==> flow/design.v <==
module alu#(
  parameter WIDTH = 16
) (
  input [WIDTH-1:0] a,
  input [WIDTH-1:0] b,
  input cond,
  input [5:0] sel,
  output [WIDTH-1:0] out
);
assign out = alu(a, b, cond, sel);
function [WIDTH-1:0] alu(
  input [WIDTH-1:0] a,
  input [WIDTH-1:0] b,
  input cond,
  input [5:0] sel);
begin
  logic [WIDTH-1:0] add;
  logic [WIDTH:0] sub;
  logic of;
  logic zf;
  logic sf;  
  logic lt;  
  logic cf;  
  logic signed [WIDTH-1:0] sb;
  add = b + a;
  sub = b - a;
  of = is_overflow(a[15], b[15], sub[15]);
  zf = sub == {WIDTH{1'b0}};
  sf = sub[15];
  lt = sf ^ of;
  cf = sub[16];
  sb = b;
  casex (sel)
    6'b0000xx: alu = a + sel[1:0];
    6'b000100: alu = ~a;
    6'b0001x1: alu = a ^ 16'h8000;
    6'b000110: alu = a | (a[7] ? 16'hff00 : 16'd0);
    6'b001xxx: alu = b;
    6'b010000: alu = b & a;
    6'b010001: alu = b | a;
    6'b01001x: alu = b ^ a;
    6'b010100: alu = b >> a;
    6'b010101: alu = sb >>> a;
    6'b010110: alu = b << a;
    6'b100000: alu = add;
    6'b100001: alu = sub;
    6'b100010: alu = b * a;
    6'b101000: alu = {{WIDTH-1{1'b0}}, zf};
    6'b101001: alu = {{WIDTH-1{1'b0}}, ~zf};
    6'b101010: alu = lt;
    6'b101011: alu = lt | zf;
    6'b101100: alu = cf;
    6'b101101: alu = cf | zf;
    6'b11xxx0: alu = cond ? a : add;
    6'b11xxx1: alu = cond ? add : a;
    default:   alu = {WIDTH{1'b0}};
  endcase
end
endfunction
function is_overflow(input a, input b, input b_sub_a);
begin
  is_overflow = (b & ~a & ~b_sub_a) | (~b & a & b_sub_a);
end
endfunction
endmodule
module stack#(
  parameter WIDTH = 16,
  parameter DEPTH = 16
) (
  input rst,
  input clk,
  input pop,
  input push,
  input load,
  input [WIDTH-1:0] data_in,
  output [WIDTH-1:0] data0,
  output [WIDTH-1:0] data1
);
logic [WIDTH-1:0] data[0:DEPTH-1];
assign data0 = data[0];
assign data1 = data[1];
integer i;
always @(posedge clk, posedge rst) begin
  if (rst)
    for (i = 0; i < DEPTH; i = i+1) data[i] <= {WIDTH{1'b0}};
  else begin
    if (load)
      data[0] <= data_in;
    else if (pop)
      data[0] <= data[1];
    else if (push)
      data[0] <= {WIDTH{1'b0}};
    if (pop) begin
      for (i = 1; i < DEPTH-1; i = i+1) data[i] <= data[i + 1];
      data[DEPTH-1] <= {WIDTH{1'b0}};
    end
    else if (push) begin
      for (i = 1; i < DEPTH; i = i+1) data[i] <= data[i - 1];
    end
  end
end
endmodule
module signalizer(
  input rst,
  input clk,
  output phase_decode,
  output phase_exec,
  output phase_rdmem,
  output phase_fetch
);
logic reg1, reg2;
assign phase_decode = ~reg1 & ~reg2;
assign phase_exec   =  reg1 & ~reg2;
assign phase_rdmem  =  reg1 &  reg2;
assign phase_fetch  = ~reg1 &  reg2;
always @(posedge clk, posedge rst) begin
  if (rst) begin
    reg1 <= 1'b1;
    reg2 <= 1'b1;
  end else begin
    reg1 <= ~reg2;
    reg2 <= reg1;
  end
end
endmodule
module decoder(
  input [17:0] insn,
  output sign,
  output [15:0] imm_mask,
  output [2:0] src_a,
  output [1:0] src_b,
  output [5:0] alu_sel,
  output wr_stk1,
  output pop,
  output push,
  output load_stk,
  output load_fp,
  output load_gp,
  output load_ip,
  output load_isr,
  output cpop,
  output cpush,
  output byt,
  output dmem_ren,
  output dmem_wen,
  output set_ien, clear_ien,
  output call,
  output pmem_wenh, pmem_wenl
);
assign imm_mask = calc_imm_mask(insn[17:14]);
assign {sign, src_a, src_b, alu_sel,
  load_stk, load_fp, load_gp, load_ip, load_isr,
  push, pop, cpush, cpop,
  wr_stk1, byt, dmem_ren, dmem_wen,
  set_ien, clear_ien, call, pmem_wenh, pmem_wenl} = decode(insn);
function [29:0] decode(input [17:0] insn);
  logic sign;
  logic [2:0] src_a;
  logic [1:0] pp;
  logic [4:0] load;
  sign = insn[11];
  src_a = {1'b0, insn[13:12]};
  pp = insn[7:6];
  load = src_a === 3'h3;
  decode = 30'd0;
  casex (insn)
    18'b11_xxxx_xxxx_xxxx_xxxx:  
      decode = {1'b0, 3'h0, 2'h1,  6'h0f,     18'b10000_1000_0000_00_000};
    18'b00_00xx_xxxx_xxxx_xxxx:  
      decode = {sign, 3'h3,   2'h1,  6'h20,   18'b00010_0010_0000_00_100};
    18'b00_0100_xxxx_xxxx_xxxx:  
      decode = {sign, 3'h3,   2'h1,  6'h20,   18'b00010_0000_0000_00_000};
    18'b00_0101_xxxx_xxxx_xxxx:  
      decode = {sign, src_a, 2'h1,  6'h20,   18'b01000_0000_0000_00_000};
    18'b00_0110_xxxx_xxxx_xxxx:  
      decode = {sign, 3'h3,   2'h1,  6'h30,  18'b00010_0100_0000_00_000};
    18'b00_1000_xxxx_xxxx_xxxx:  
      decode = {1'b0, src_a, 2'h1,  6'h0f,     18'b10000_1000_0110_00_000};
    18'b00_10xx_xxxx_xxxx_xxxx:  
      decode = {1'b0, src_a, 2'h1,  6'h20,   18'b10000_1000_0110_00_000};
    18'b00_1100_xxxx_xxxx_xxxx:  
      decode = {1'b0, src_a, 2'h1,  6'h0f,     18'b00000_0100_0101_00_000};
    18'b00_11xx_xxxx_xxxx_xxxx:  
      decode = {1'b0, src_a, 2'h1,  6'h20,   18'b00000_0100_0101_00_000};
    18'b01_0000_xxxx_xxxx_xxx0:  
      decode = {1'b0, src_a, 2'h1,  6'h0f,     18'b10000_1000_0010_00_000};
    18'b01_00xx_xxxx_xxxx_xxx0:  
      decode = {1'b0, src_a, 2'h1,  6'h20,   18'b10000_1000_0010_00_000};
    18'b01_0000_xxxx_xxxx_xxx1:  
      decode = {1'b0, src_a, 2'h1,  6'h0f,     18'b00000_0100_0001_00_000};
    18'b01_00xx_xxxx_xxxx_xxx1:  
      decode = {1'b0, src_a, 2'h1,  6'h20,   18'b00000_0100_0001_00_000};
    18'b01_01xx_xxxx_xxxx_xxxx:  
      decode = {1'b0, src_a, 2'h1,  6'h20,   18'b10000_1000_0000_00_000};
    18'b01_11xx_0xxx_xxxx_xxxx:  
      decode = {1'b0, 3'h0, 2'h0, insn[5:0],  18'b10000_0000_0000_00_000 | (pp << 11)};
    18'b01_11xx_1xxx_xx00_0x00:  
      decode = {1'b0, 3'h4, 2'h1,  6'h00,     18'b00010_0001_0000_00_000};
    18'b01_11xx_1xxx_xx00_0x01:  
      decode = {1'b0, 3'h0, 2'h1,  6'h00,     18'b00010_0110_0000_00_100};
    18'b01_11xx_1xxx_xx00_0x10:  
      decode = {1'b0, 3'h4, 2'h1,  6'h00,     18'b01000_0001_0000_00_000};
    18'b01_11xx_1xxx_xx00_0x11:  
      decode = {1'b0, 3'h1,   2'h1,  6'h00,     18'b00000_0010_0000_00_000};
    18'b01_11xx_1xxx_xx00_10x0:  
      decode = {1'b0, 3'h0, 2'h1,  6'h00,     18'b10000_0000_0010_00_000};
    18'b01_11xx_1xxx_xx00_1100:  
      decode = {1'b0, 3'h0, 2'h1,  6'h00,     18'b10000_0100_1001_00_000};
    18'b01_11xx_1xxx_xx00_1110:  
      decode = {1'b0, 3'h0, 2'h1,  6'h00,     18'b00000_0100_1001_00_000};
    18'b01_11xx_1xxx_xx00_10x1:  
      decode = {1'b0, 3'h0, 2'h1,  6'h00,     18'b10000_0000_0110_00_000};
    18'b01_11xx_1xxx_xx00_1101:  
      decode = {1'b0, 3'h0, 2'h1,  6'h00,     18'b10000_0100_1101_00_000};
    18'b01_11xx_1xxx_xx00_1111:  
      decode = {1'b0, 3'h0, 2'h1,  6'h00,     18'b00000_0100_1101_00_000};
    18'b01_11xx_1xxx_xxx1_xx0x:  
      decode = {1'b0, 3'h3,   2'h2,  6'h0f,     18'b00010_0010_0000_00_000};
    18'b01_11xx_1xxx_xxx1_xx1x:  
      decode = {1'b0, 3'h4, 2'h1,  6'h00,     18'b00010_0001_0000_10_000};
    18'b01_11xx_1xxx_xx1x_x000:  
      decode = {1'b0, 3'h0, 2'h1,  6'h00,     18'b01000_0100_0000_00_000};
    18'b01_11xx_1xxx_xx1x_x001:  
      decode = {1'b0, 3'h0, 2'h1,  6'h00,     18'b00100_0100_0000_00_000};
    18'b01_11xx_1xxx_xx1x_x010:  
      decode = {1'b0, 3'h0, 2'h1,  6'h00,     18'b00001_0100_0000_00_000};
    18'b01_11xx_1xxx_xx1x_x100:  
      decode = {1'b0, 3'h0, 2'h1,  6'h00,     18'b10000_0100_1000_00_010};
    18'b01_11xx_1xxx_xx1x_x101:  
      decode = {1'b0, 3'h0, 2'h1,  6'h00,     18'b10000_0100_1000_00_001};
  endcase
endfunction
function [15:0] calc_imm_mask(input [3:0] op);
begin
  casex (op)
    4'b11xx: calc_imm_mask = 16'hffff;  
    4'b0000: calc_imm_mask = 16'h3fff;  
    4'b0100: calc_imm_mask = 16'h0ffe;  
    default: calc_imm_mask = 16'h0fff;  
  endcase
end
endfunction
endmodule
module signals(
  input rst,
  input clk,
  input irq,
  input [17:0] insn,
  output sign,
  output [15:0] imm_mask,
  output [2:0] src_a_sel,
  output [1:0] src_b_sel,
  output [5:0] alu_sel,
  output wr_stk1,
  output pop,
  output push,
  output load_stk,
  output load_fp,
  output load_gp,
  output load_ip,
  output load_insn,
  output load_isr,
  output cpop,
  output cpush,
  output byt,
  output dmem_ren,
  output dmem_wen,
  output set_ien, clear_ien,
  output [1:0] phase,
  output pmem_wenh, pmem_wenl
);
logic src_a_fp, src_a_gp, src_a_ip, src_a_cstk;
assign src_a_sel = src_a_fp ? 3'h1
                   : src_a_gp ? 3'h2
                   : src_a_ip ? 3'h3
                   : src_a_cstk ? 3'h4
                   : 3'h0;
assign src_a_fp = phase_half & (insn_src_a === 3'h1) & ~irq_pend;
assign src_a_gp = phase_half & (insn_src_a === 3'h2) & ~irq_pend;
assign src_a_ip = ~phase_half | (insn_src_a === 3'h3) | irq_pend | (insn_call & phase_decode);
assign src_a_cstk = phase_half & (insn_src_a === 3'h4) & ~irq_pend;
assign src_b_sel = irq_pend ? 2'h2 : insn_src_b;
assign alu_sel = phase_exec ? (irq_pend ? 6'h0f : insn_alu_sel) : phase_fetch ? 6'h01 : 6'h00;
assign pop = (insn_pop & ~irq_pend) & phase_exec;
assign push = (insn_push & ~irq_pend) & (insn_dmem_ren ? phase_rdmem : phase_exec);
assign load_stk = (insn_stk & ~irq_pend) & (insn_dmem_ren ? phase_rdmem : phase_exec);
assign load_fp = (insn_fp & ~irq_pend) & phase_exec;
assign load_gp = (insn_gp & ~irq_pend) & phase_exec;
assign load_ip = reload_ip | (phase_fetch & ~irq  );
assign load_insn = phase_fetch;
assign load_isr = (insn_isr & ~irq_pend) & phase_exec;
assign cpop = (insn_cpop & ~irq_pend) & phase_exec;
assign cpush = (insn_cpush | irq_pend) & phase_decode;
assign byt = (insn_byt & ~irq_pend);
assign dmem_ren = phase_rdmem & insn_dmem_ren;
assign dmem_wen = (insn_dmem_wen & ~irq_pend) & phase_exec;
assign set_ien = (insn_set_ien & ~irq_pend) & phase_exec;
assign clear_ien = (insn_clear_ien | irq_pend) & phase_exec;
assign phase = phase_decode ? 2'd0
             : phase_exec ? 2'd1
             : phase_rdmem ? 2'd2 : 2'd3;
assign pmem_wenh = (insn_pmem_wenh & ~irq_pend) & phase_exec;
assign pmem_wenl = (insn_pmem_wenl & ~irq_pend) & phase_exec;
logic phase_decode, phase_exec, phase_rdmem, phase_fetch, irq_pend;
signalizer signalizer(.*);
logic [2:0] insn_src_a;
logic [1:0] insn_src_b;
logic [5:0] insn_alu_sel;
logic insn_pop, insn_push, insn_stk, insn_fp, insn_gp, insn_ip, insn_isr,
  insn_cpop, insn_cpush, insn_byt, insn_dmem_ren, insn_dmem_wen,
  insn_set_ien, insn_clear_ien, insn_call, insn_pmem_wenh, insn_pmem_wenl;
decoder decoder(
  .insn(insn),
  .sign(sign),
  .imm_mask(imm_mask),
  .src_a(insn_src_a),
  .src_b(insn_src_b),
  .alu_sel(insn_alu_sel),
  .wr_stk1(wr_stk1),
  .pop(insn_pop),
  .push(insn_push),
  .load_stk(insn_stk),
  .load_fp(insn_fp),
  .load_gp(insn_gp),
  .load_ip(insn_ip),
  .load_isr(insn_isr),
  .cpop(insn_cpop),
  .cpush(insn_cpush),
  .byt(insn_byt),
  .dmem_ren(insn_dmem_ren),
  .dmem_wen(insn_dmem_wen),
  .set_ien(insn_set_ien),
  .clear_ien(insn_clear_ien),
  .call(insn_call),
  .pmem_wenh(insn_pmem_wenh),
  .pmem_wenl(insn_pmem_wenl)
);
logic reload_ip;
assign reload_ip = (insn_ip | irq_pend) & phase_exec;
logic phase_half;
assign phase_half = phase_decode | phase_exec;
always @(posedge rst, posedge clk) begin
  if (rst)
    irq_pend <= 1'b0;
  else if (phase_fetch)
    irq_pend <= irq;
end
endmodule
module cpu#(
  parameter CLOCK_HZ = 27_000_000
) (
  input  rst,
  input  clk,
  input  irq,
  output dmem_ren,  
  output dmem_wen,  
  output dmem_byt,  
  output [14-1:0] dmem_addr,
  input  [15:0] dmem_rdata,  
  output [15:0] dmem_wdata,  
  output pmem_wenh, pmem_wenl,
  output [14-1:0] pmem_addr,
  input  [17:0] pmem_rdata,  
  output [17:0] pmem_wdata   
);
logic sign, wr_stk1, pop, push,
  load_stk, load_fp, load_gp, load_ip, load_isr, cpop, cpush,
  irq_masked, ien, set_ien, clear_ien, load_insn;
logic [2:0] src_a_sel;
logic [1:0] src_b_sel;
logic [1:0] phase;
logic [5:0] alu_sel;
logic [15:0] stack0, stack1, stack_in, cstack0,
             alu_out, src_a, src_b, imm_mask, dmem_wdata_raw;
logic [15:0] fp, gp, ip, isr;
logic [14-1:0] dmem_addr_d;
logic [17:0] insn;
assign src_a = src_a_sel === 3'h1   ? fp
             : src_a_sel === 3'h2   ? gp
             : src_a_sel === 3'h3   ? ip
             : src_a_sel === 3'h4 ? cstack0
             : stack0;
assign src_b = src_b_sel === 2'd0 ? stack1
               : src_b_sel === 2'd1 ? mask_imm(insn[15:0], imm_mask, sign)
               : isr;
assign stack_in = dmem_ren ? byte_format(dmem_rdata, dmem_byt, dmem_addr_d[0]) : alu_out;
assign dmem_addr = alu_out[14-1:0];
assign dmem_wdata_raw = wr_stk1 ? stack1 : stack0;
assign dmem_wdata = dmem_addr[0] ? {dmem_wdata_raw[7:0], 8'd0} : dmem_wdata_raw;
assign pmem_addr = alu_out[14-1:0];
assign pmem_wdata = {dmem_wdata_raw[1:0], dmem_wdata_raw};
assign irq_masked = ien & irq;
alu alu(
  .a(src_a),
  .b(src_b),
  .cond(stack0[0]),
  .sel(alu_sel),
  .out(alu_out)
);
stack stack(
  .rst(rst),
  .clk(clk),
  .pop(pop),
  .push(push),
  .load(load_stk),
  .data_in(stack_in),
  .data0(stack0),
  .data1(stack1)
);
stack cstack(
  .rst(rst),
  .clk(clk),
  .pop(cpop),
  .push(cpush),
  .load(cpush),
  .data_in(alu_out),
  .data0(cstack0)
);
signals signals(
  .rst(rst),
  .clk(clk),
  .irq(irq_masked),
  .insn(insn),
  .sign(sign),
  .imm_mask(imm_mask),
  .src_a_sel(src_a_sel),
  .src_b_sel(src_b_sel),
  .alu_sel(alu_sel),
  .wr_stk1(wr_stk1),
  .pop(pop),
  .push(push),
  .load_stk(load_stk),
  .load_fp(load_fp),
  .load_gp(load_gp),
  .load_ip(load_ip),
  .load_insn(load_insn),
  .load_isr(load_isr),
  .cpop(cpop),
  .cpush(cpush),
  .byt(dmem_byt),
  .dmem_ren(dmem_ren),
  .dmem_wen(dmem_wen),
  .set_ien(set_ien),
  .clear_ien(clear_ien),
  .phase(phase),
  .pmem_wenh(pmem_wenh),
  .pmem_wenl(pmem_wenl)
);
always @(posedge clk, posedge rst) begin
  if (rst)
    fp <= 16'h4000;
  else if (load_fp)
    fp <= alu_out;
end
always @(posedge clk, posedge rst) begin
  if (rst)
    gp <= 16'h0100;
  else if (load_gp)
    gp <= alu_out;
end
always @(posedge clk, posedge rst) begin
  if (rst)
    ip <= 16'h0;
  else if (load_ip)
    ip <= alu_out;
end
always @(posedge clk, posedge rst) begin
  if (rst)
    isr <= 16'd0;
  else if (load_isr)
    isr <= alu_out;
end
always @(posedge clk, posedge rst) begin
  if (rst)
    insn <= 18'd0;
  else if (load_insn)
    insn <= pmem_rdata;
end
always @(posedge clk, posedge rst) begin
  if (rst)
    dmem_addr_d <= 14'd0;
  else
    dmem_addr_d <= dmem_addr;
end
always @(posedge clk, posedge rst) begin
  if (rst)
    ien <= 1'b1;
  else if (set_ien)
    ien <= 1'b1;
  else if (clear_ien)
    ien <= 1'b0;
end
function [15:0] byte_format(input [15:0] val16, input dmem_byt, input addr1);
begin
  if (~dmem_byt)
    byte_format = val16;
  else begin
    if (addr1)
      byte_format = val16 >> 8;
    else
      byte_format = val16 & 16'h00ff;
  end
end
endfunction
function [15:0] mask_imm(input [15:0] imm16, input [15:0] imm_mask, input sign);
begin
  logic [5:0] sign_bits;
  logic [15:0] masked;
  sign_bits = 6'b111111 ^ imm_mask[15:10];
  masked = imm16 & imm_mask;
  mask_imm = sign ? (masked | (sign_bits << 10)) : masked;
end
endfunction
endmodule
Lab notebook: cpu

==> Reports on cpu <==
Each step is given for the RTL above and for the edited RTL.
Lines under "before" count in the file above, lines under "after" in the edited file.
"delta" is "after" less "before", of the values as shown.
Library cell names are shortened.
{ "inputs": {"design": "cpu", "clk_port": "clk", "cell_library": "sky130hd", "pvt_corner": "tt_025C_1v80"} }

==> The edit <==
Unified diff, file above to edited file.
The edited RTL no longer does the same as the RTL above: the edit was made by script, with no optimisation intended.
begin of diff
@@ -66,5 +66,5 @@
 module stack#(
   parameter WIDTH = 16,
-  parameter DEPTH = 16
+  parameter DEPTH = 20
 ) (
   input rst,
end of diff

==> Elaborated design <==
Counts by Yosys on the flattened word-level netlist (proc, flatten, opt, wreduce). Print and check cells are left out. Cells with the same type and inputs are merged into one.
{ "classes": {"columns": ["item", "before", "after", "delta"], "rows": [
  ["addsub", 3, 3, 0],
  ["multipliers", 1, 1, 0],
  ["equal", 63, 63, 0],
  ["shifts", 3, 3, 0],
  ["mux", 99, 115, 16],
  ["logic", 73, 73, 0],
  ["n_reduce_logical", 7, 7, 0]
]} }
{ "ops": {"columns": ["operator", "before", "after", "delta"], "rows": [
  ["two-way mux 16 bit", 79, 95, 16]
]} }
Unchanged operator kinds not shown: 50.
{ "bits": {"columns": ["item", "before", "after", "delta"], "rows": [
  ["register_bits", 599, 727, 128],
  ["in_bits", 37, 37, 0],
  ["out_inout_bits", 67, 67, 0],
  ["elab_cells", 291, 315, 24]
]} }

==> Logic depth <==
Yosys ltp: most cells in a row. Word level: on the elaborated netlist, between registers, memories and ports. Mapped: between sequential cells and ports; inverters and the memories' decode and read muxes count.
{ "logic_depth": {"columns": ["item", "before", "after", "delta"], "rows": [
  ["word_depth", 28, 28, 0],
  ["abc_area", "0", "0", null],
  ["mapped_depth", 39, 39, 0],
  ["mapped_depth_nobuf", 32, 33, 1]
]} }

==> Synthesis result <==
Source: synth_stat.txt of the flow (Yosys; design flattened, memories mapped). It holds for the ABC_AREA given above (unset counts as 0); a run with the other value may have another netlist.
{ "by_type": {"columns": ["cell_type", "before", "after", "delta"], "rows": [
  ["nand2_1", 1001, 1190, 189],
  ["dfrtp_1", 594, 722, 128],
  ["mux2i_1", 282, 373, 91],
  ["a31oi_1", 255, 327, 72],
  ["nor2_1", 444, 514, 70],
  ["clkbuf_1", 247, 307, 60],
  ["mux2_2", 51, 79, 28],
  ["a21oi_1", 151, 130, -21],
  ["and3_1", 17, 31, 14],
  ["a22oi_1", 11, 22, 11],
  ["nand3_1", 60, 50, -10],
  ["o21ai_0", 356, 365, 9],
  ["o2111ai_1", 15, 6, -9],
  ["xnor2_1", 45, 53, 8],
  ["buf_4", 40, 32, -8],
  ["a211oi_1", 32, 39, 7],
  ["nand4_1", 21, 14, -7],
  ["o211ai_1", 21, 28, 7]
]} }
Unchanged cell types not shown: 16.
The list need not be complete.
{ "synth_totals": {"columns": ["item", "before", "after", "delta"], "rows": [
  ["cell_count", 4531, 5118, 587],
  ["yosys_area_um2", 38298.0, 43894.6, 5596.6],
  ["sequential_area_um2", 14995.6, 18198.7, 3203.1],
  ["ff_cells", 599, 727, 128],
  ["n_buf", 358, 409, 51]
]} }
The figures by module come from a second, unflattened synthesis with its own total; it is not the netlist above.
{ "hier_totals": {"columns": ["item", "before", "after", "delta"], "rows": [
  ["hier_cells", 4184, 4763, 579],
  ["hier_area_um2", 39452.8, 45082.0, 5629.2]
]} }
Each row is one instance without its submodules.
{ "by_module_before": {"columns": ["module", "instances", "cells", "area_um2", "seq_area_um2"], "rows": [
  ["stack", 2, 1112, 11905.2, 6406.1],
  ["alu", 1, 1247, 8916.1, 0.0],
  ["cpu", 1, 524, 5519.0, 2105.8],
  ["decoder", 1, 130, 783.3, 0.0],
  ["signals", 1, 51, 337.8, 25.0],
  ["signalizer", 1, 8, 86.3, 52.6]
]} }
{ "by_module_after": {"columns": ["module", "instances", "cells", "area_um2", "seq_area_um2"], "rows": [
  ["stack", 2, 1389, 14789.2, 8007.7],
  ["alu", 1, 1272, 8777.2, 0.0],
  ["cpu", 1, 524, 5519.0, 2105.8],
  ["decoder", 1, 130, 783.3, 0.0],
  ["signals", 1, 51, 337.8, 25.0],
  ["signalizer", 1, 8, 86.3, 52.6]
]} }

==> Timing after synthesis <==
Path of least setup slack by OpenSTA after synthesis, without wires, with an ideal clock, recovery checks aside; 20% of the period is set as input and as output delay. Where synthesis merged equal registers, the netlist keeps one of their names.
{ "synth_timing": {"columns": ["item", "before", "after", "delta"], "rows": [
  ["path_kind", "reg-to-output", "reg-to-output", null],
  ["from", "register insn[15]", "register insn[17]", null],
  ["to", "output dmem_addr[9]", "output dmem_addr[11]", null],
  ["period_ps", 11500, 11500, 0],
  ["t_first_pin_ps", 0, 0, 0],
  ["arrival_time_ps", 8051, 8581, 530],
  ["setup_slack_ps", 1149, 619, -530],
  ["path_delay_ps", 8051, 8581, 530],
  ["driving_pins", 38, 37, -1],
  ["n_path_buf", 7, 6, -1],
  ["period_less_setup_slack_ps", 10351, 10881, 530]
]} }
"path_delay_ps" is the arrival time less input delay plus setup time.
A path that ends at an output port has no setup time.
"driving_pins": output pins that drive a net of the path, with the launching flip-flop's if there is one; two outputs of one cell count as two.
"period_less_setup_slack_ps" = period - worst setup slack (recovery checks aside). The figure is calculated, with input and output delays left at 20% of the set period.
The rows between start and end are the longest chain of elaborated cells between them; the timing report does not say that the signal goes this way. Where chains are equally long, one stands for them.
A line is the first line of the expression or statement that the cell stems from. Yosys adds cells for indexed reads and writes and turns some case tables into memories.
{ "synth_between_before": {"path_cell_list": "dfrtp_1 buf_6 nor3b_1 a32o_1 o2bb2ai_1 nand4_2 o32ai_1 a31oi_4 inv_2 buf_2 buf_2 buf_2 buf_2 buf_2 nor2_1 fa_1 inv_1 fa_1 [... 2 more ...] inv_1 fa_1 fa_1 fa_1 inv_1 ha_1 o21ai_0 nand2b_1 xnor2_1 nor2_1 a221oi_1 o2111ai_1 a21oi_1 a21bo_2 a211oi_1 and2_1 inv_1 buf_4", "elab_chain_cells": 21, "cone_cells": 114} }
{ "synth_rtl_before": {"columns": ["item", "line", "rtl"], "rows": [
  ["start, declared", 377, "logic [17:0] insn;"],
  ["start, assigned", 475, "insn <= 18'd0;"],
  ["start, assigned", 477, "insn <= pmem_rdata;"],
  ["== test 7 x 6 -> 1 bit", 166, "casex (insn)"],
  ["case mux 29 bit (select 15 bit)", 166, null],
  ["case mux 29 bit (select 2 bit) x3", 166, null],
  ["case mux 30 bit (select 6 bit)", 166, null],
  ["case equality test 3 bit", 281, "assign src_a_cstk = phase_half & (insn_src_a === 3'h4) & ~irq_pend;"],
  ["bitwise AND 1 bit x2", 281, null],
  ["two-way mux 3 bit", 276, ": src_a_cstk ? 3'h4"],
  ["[... 4 more ...]", null, null],
  ["two-way mux 16 bit", 381, ": src_a_sel === 3'h4 ? cstack0"],
  ["two-way mux 16 bit", 380, ": src_a_sel === 3'h3   ? ip"],
  ["two-way mux 16 bit", 379, ": src_a_sel === 3'h2   ? gp"],
  ["two-way mux 16 bit", 378, "assign src_a = src_a_sel === 3'h1   ? fp"],
  ["adder 16 bit", 25, "add = b + a;"],
  ["two-way mux 16 bit", 55, "6'b11xxx1: alu = cond ? add : a;"],
  ["case mux 16 bit (select 22 bit)", 33, "casex (sel)"],
  ["end, declared", 358, "output [14-1:0] dmem_addr,"]
]} }
Nets of the timed path that keep an RTL name, with a line that drives or declares them; the list need not be complete.
{ "synth_nets_before": {"columns": ["net", "line"], "rows": [
  ["alu.out[9]", 33]
]} }
{ "synth_between_after": {"path_cell_list": "dfrtp_1 buf_4 or3b_1 nor2_1 a2111oi_4 o21bai_2 nand3_1 a21oi_4 clkbuf_1 o22ai_1 inv_2 buf_2 buf_1 buf_1 nor2_1 fa_1 inv_1 fa_1 inv_1 ha_1 inv_1 fa_1 fa_1 fa_1 inv_1 ha_1 a21o_1 a31o_2 a21oi_1 xnor2_1 a221oi_1 o221ai_1 a211o_1 a211oi_1 o311a_1 inv_1 buf_4", "elab_chain_cells": 21, "cone_cells": 115} }
{ "synth_rtl_after": {"columns": ["item", "line", "rtl"], "rows": [
  ["start, declared", 377, "logic [17:0] insn;"],
  ["start, assigned", 475, "insn <= 18'd0;"],
  ["start, assigned", 477, "insn <= pmem_rdata;"],
  ["== test 7 x 6 -> 1 bit", 166, "casex (insn)"],
  ["case mux 29 bit (select 15 bit)", 166, null],
  ["case mux 29 bit (select 2 bit) x3", 166, null],
  ["case mux 30 bit (select 6 bit)", 166, null],
  ["case equality test 3 bit", 281, "assign src_a_cstk = phase_half & (insn_src_a === 3'h4) & ~irq_pend;"],
  ["bitwise AND 1 bit x2", 281, null],
  ["two-way mux 3 bit", 276, ": src_a_cstk ? 3'h4"],
  ["[... 4 more ...]", null, null],
  ["two-way mux 16 bit", 381, ": src_a_sel === 3'h4 ? cstack0"],
  ["two-way mux 16 bit", 380, ": src_a_sel === 3'h3   ? ip"],
  ["two-way mux 16 bit", 379, ": src_a_sel === 3'h2   ? gp"],
  ["two-way mux 16 bit", 378, "assign src_a = src_a_sel === 3'h1   ? fp"],
  ["adder 16 bit", 25, "add = b + a;"],
  ["two-way mux 16 bit", 55, "6'b11xxx1: alu = cond ? add : a;"],
  ["case mux 16 bit (select 22 bit)", 33, "casex (sel)"],
  ["end, declared", 358, "output [14-1:0] dmem_addr,"]
]} }
{ "synth_nets_after": {"columns": ["net", "line"], "rows": [
  ["alu.out[11]", 33]
]} }

==> Worst path after layout <==
Path of least setup slack in the final report of each run of pair 1 (OpenROAD, finished layout, wires in). Where an end is a register, its clock arrival counts in the times.
The path's times are printed in steps of 10 ps; the period is the one set.
{ "layout_timing": {"columns": ["item", "before", "after", "delta"], "rows": [
  ["path_kind", "reg-to-output", "reg-to-output", null],
  ["from", "register insn[15]", "register insn[17]", null],
  ["to", "output pmem_addr[9]", "output pmem_addr[10]", null],
  ["period_ps", 11500, 11500, 0],
  ["t_first_pin_ps", 610, 670, 60],
  ["arrival_time_ps", 8840, 8810, -30],
  ["setup_slack_ps", 360, 390, 30],
  ["driving_pins", 37, 35, -2],
  ["n_path_buf", 7, 5, -2]
]} }
The rows between start and end are the longest chain of elaborated cells between them; the timing report does not say that the signal goes this way. Where chains are equally long, one stands for them.
{ "layout_between_before": {"path_cell_list": "dfrtp_4 buf_4 nor4b_4 buf_4 a21oi_1 nand4b_1 nand2_2 buf_4 or3_1 o311ai_4 buf_12 inv_1 nand3_1 inv_1 fa_1 inv_1 fa_1 inv_1 ha_1 inv_1 fa_1 fa_1 fa_1 inv_1 ha_1 buf_4 xnor2_1 buf_4 nor2_1 a221oi_1 o2111ai_1 a21oi_1 a21bo_2 a211oi_2 and2_1 inv_1 clkdlybuf4s50_1", "elab_chain_cells": 21, "cone_cells": 114} }
{ "layout_rtl_before": {"columns": ["item", "line", "rtl"], "rows": [
  ["start, declared", 377, "logic [17:0] insn;"],
  ["start, assigned", 475, "insn <= 18'd0;"],
  ["start, assigned", 477, "insn <= pmem_rdata;"],
  ["== test 7 x 6 -> 1 bit", 166, "casex (insn)"],
  ["case mux 29 bit (select 15 bit)", 166, null],
  ["case mux 29 bit (select 2 bit) x3", 166, null],
  ["case mux 30 bit (select 6 bit)", 166, null],
  ["case equality test 3 bit", 281, "assign src_a_cstk = phase_half & (insn_src_a === 3'h4) & ~irq_pend;"],
  ["bitwise AND 1 bit x2", 281, null],
  ["two-way mux 3 bit", 276, ": src_a_cstk ? 3'h4"],
  ["[... 4 more ...]", null, null],
  ["two-way mux 16 bit", 381, ": src_a_sel === 3'h4 ? cstack0"],
  ["two-way mux 16 bit", 380, ": src_a_sel === 3'h3   ? ip"],
  ["two-way mux 16 bit", 379, ": src_a_sel === 3'h2   ? gp"],
  ["two-way mux 16 bit", 378, "assign src_a = src_a_sel === 3'h1   ? fp"],
  ["adder 16 bit", 25, "add = b + a;"],
  ["two-way mux 16 bit", 55, "6'b11xxx1: alu = cond ? add : a;"],
  ["case mux 16 bit (select 22 bit)", 33, "casex (sel)"],
  ["end, declared", 362, "output [14-1:0] pmem_addr,"]
]} }
{ "layout_between_after": {"path_cell_list": "dfrtp_2 buf_12 buf_4 nor3b_4 and2_4 o221ai_2 o21ba_4 o21ai_4 buf_12 mux2i_1 o22a_2 inv_1 ha_1 inv_1 fa_1 fa_1 inv_1 ha_1 fa_1 ha_1 inv_1 fa_1 inv_1 ha_1 buf_4 a21oi_1 o21bai_1 a21oi_1 xnor2_1 a21oi_1 nand3_1 or3_1 a211oi_4 inv_1 clkdlybuf4s50_1", "elab_chain_cells": 21, "cone_cells": 115} }
{ "layout_rtl_after": {"columns": ["item", "line", "rtl"], "rows": [
  ["start, declared", 377, "logic [17:0] insn;"],
  ["start, assigned", 475, "insn <= 18'd0;"],
  ["start, assigned", 477, "insn <= pmem_rdata;"],
  ["== test 7 x 6 -> 1 bit", 166, "casex (insn)"],
  ["case mux 29 bit (select 15 bit)", 166, null],
  ["case mux 29 bit (select 2 bit) x3", 166, null],
  ["case mux 30 bit (select 6 bit)", 166, null],
  ["case equality test 3 bit", 281, "assign src_a_cstk = phase_half & (insn_src_a === 3'h4) & ~irq_pend;"],
  ["bitwise AND 1 bit x2", 281, null],
  ["two-way mux 3 bit", 276, ": src_a_cstk ? 3'h4"],
  ["[... 4 more ...]", null, null],
  ["two-way mux 16 bit", 381, ": src_a_sel === 3'h4 ? cstack0"],
  ["two-way mux 16 bit", 380, ": src_a_sel === 3'h3   ? ip"],
  ["two-way mux 16 bit", 379, ": src_a_sel === 3'h2   ? gp"],
  ["two-way mux 16 bit", 378, "assign src_a = src_a_sel === 3'h1   ? fp"],
  ["adder 16 bit", 25, "add = b + a;"],
  ["two-way mux 16 bit", 55, "6'b11xxx1: alu = cond ? add : a;"],
  ["case mux 16 bit (select 22 bit)", 33, "casex (sel)"],
  ["end, declared", 362, "output [14-1:0] pmem_addr,"]
]} }

==> Flow runs <==
Runs of the flow (Yosys, OpenROAD) on both versions; the two runs of a pair have the same settings. The constraints put input and output delay at 20% of the set period each and load the outputs with 0.01 pF.
{ "settings_pair_1": {"CORE_UTILIZATION": 40, "period_ns": 11.5, "CAP_MARGIN": 20, "CORE_MARGIN": 2, "SLEW_MARGIN": 20} }
{ "results_pair_1": {"columns": ["item", "before", "after", "delta"], "rows": [
  ["synthArea_um2", 38298.0, 43894.6, 5596.6],
  ["design.die.area_um2", 98235.2, 112403.0, 14167.8],
  ["post_route_stdcell_area_um2", 43965.9, 49606.3, 5640.4],
  ["setup_ws_ps", 362, 385, 23],
  ["worst_hold_slack_ps", 420, 477, 57],
  ["fin_power_mw", 14.485, 13.052, -1.433],
  ["timing.achieved_period_ps", 11138, 11115, -23]
]} }
{ "settings_pair_2": {"ABC_AREA": 1, "CELL_PAD_IN_SITES_GLOBAL_PLACEMENT": 3, "CORE_UTILIZATION": 32, "CTS_CLUSTER_SIZE": 55, "GPL_TIMING_DRIVEN": 0, "SETUP_SLACK_MARGIN": 0.19, "SLEW_MARGIN": 35, "TNS_END_PERCENT": 40, "period_ns": 6.74, "CAP_MARGIN": 20, "CORE_MARGIN": 2} }
{ "results_pair_2": {"columns": ["item", "before", "after", "delta"], "rows": [
  ["synthArea_um2", 39009.9, 44452.6, 5442.7],
  ["design.die.area_um2", 124715.0, 141910.0, 17195.0],
  ["post_route_stdcell_area_um2", 49751.5, 56514.2, 6762.7],
  ["setup_ws_ps", -3341, -3727, -386],
  ["worst_hold_slack_ps", 378, 413, 35],
  ["fin_power_mw", 30.294, 35.575, 5.281],
  ["timing.achieved_period_ps", 10081, 10467, 386]
]} }
By "timing.achieved_period_ps" is meant the clock period of the run minus its worst setup slack. This is arithmetic on one report: input and output delays are still those of the set period (20% each).
"fin_power_mw": no workload was simulated; the value follows from the tool's default switching activity.
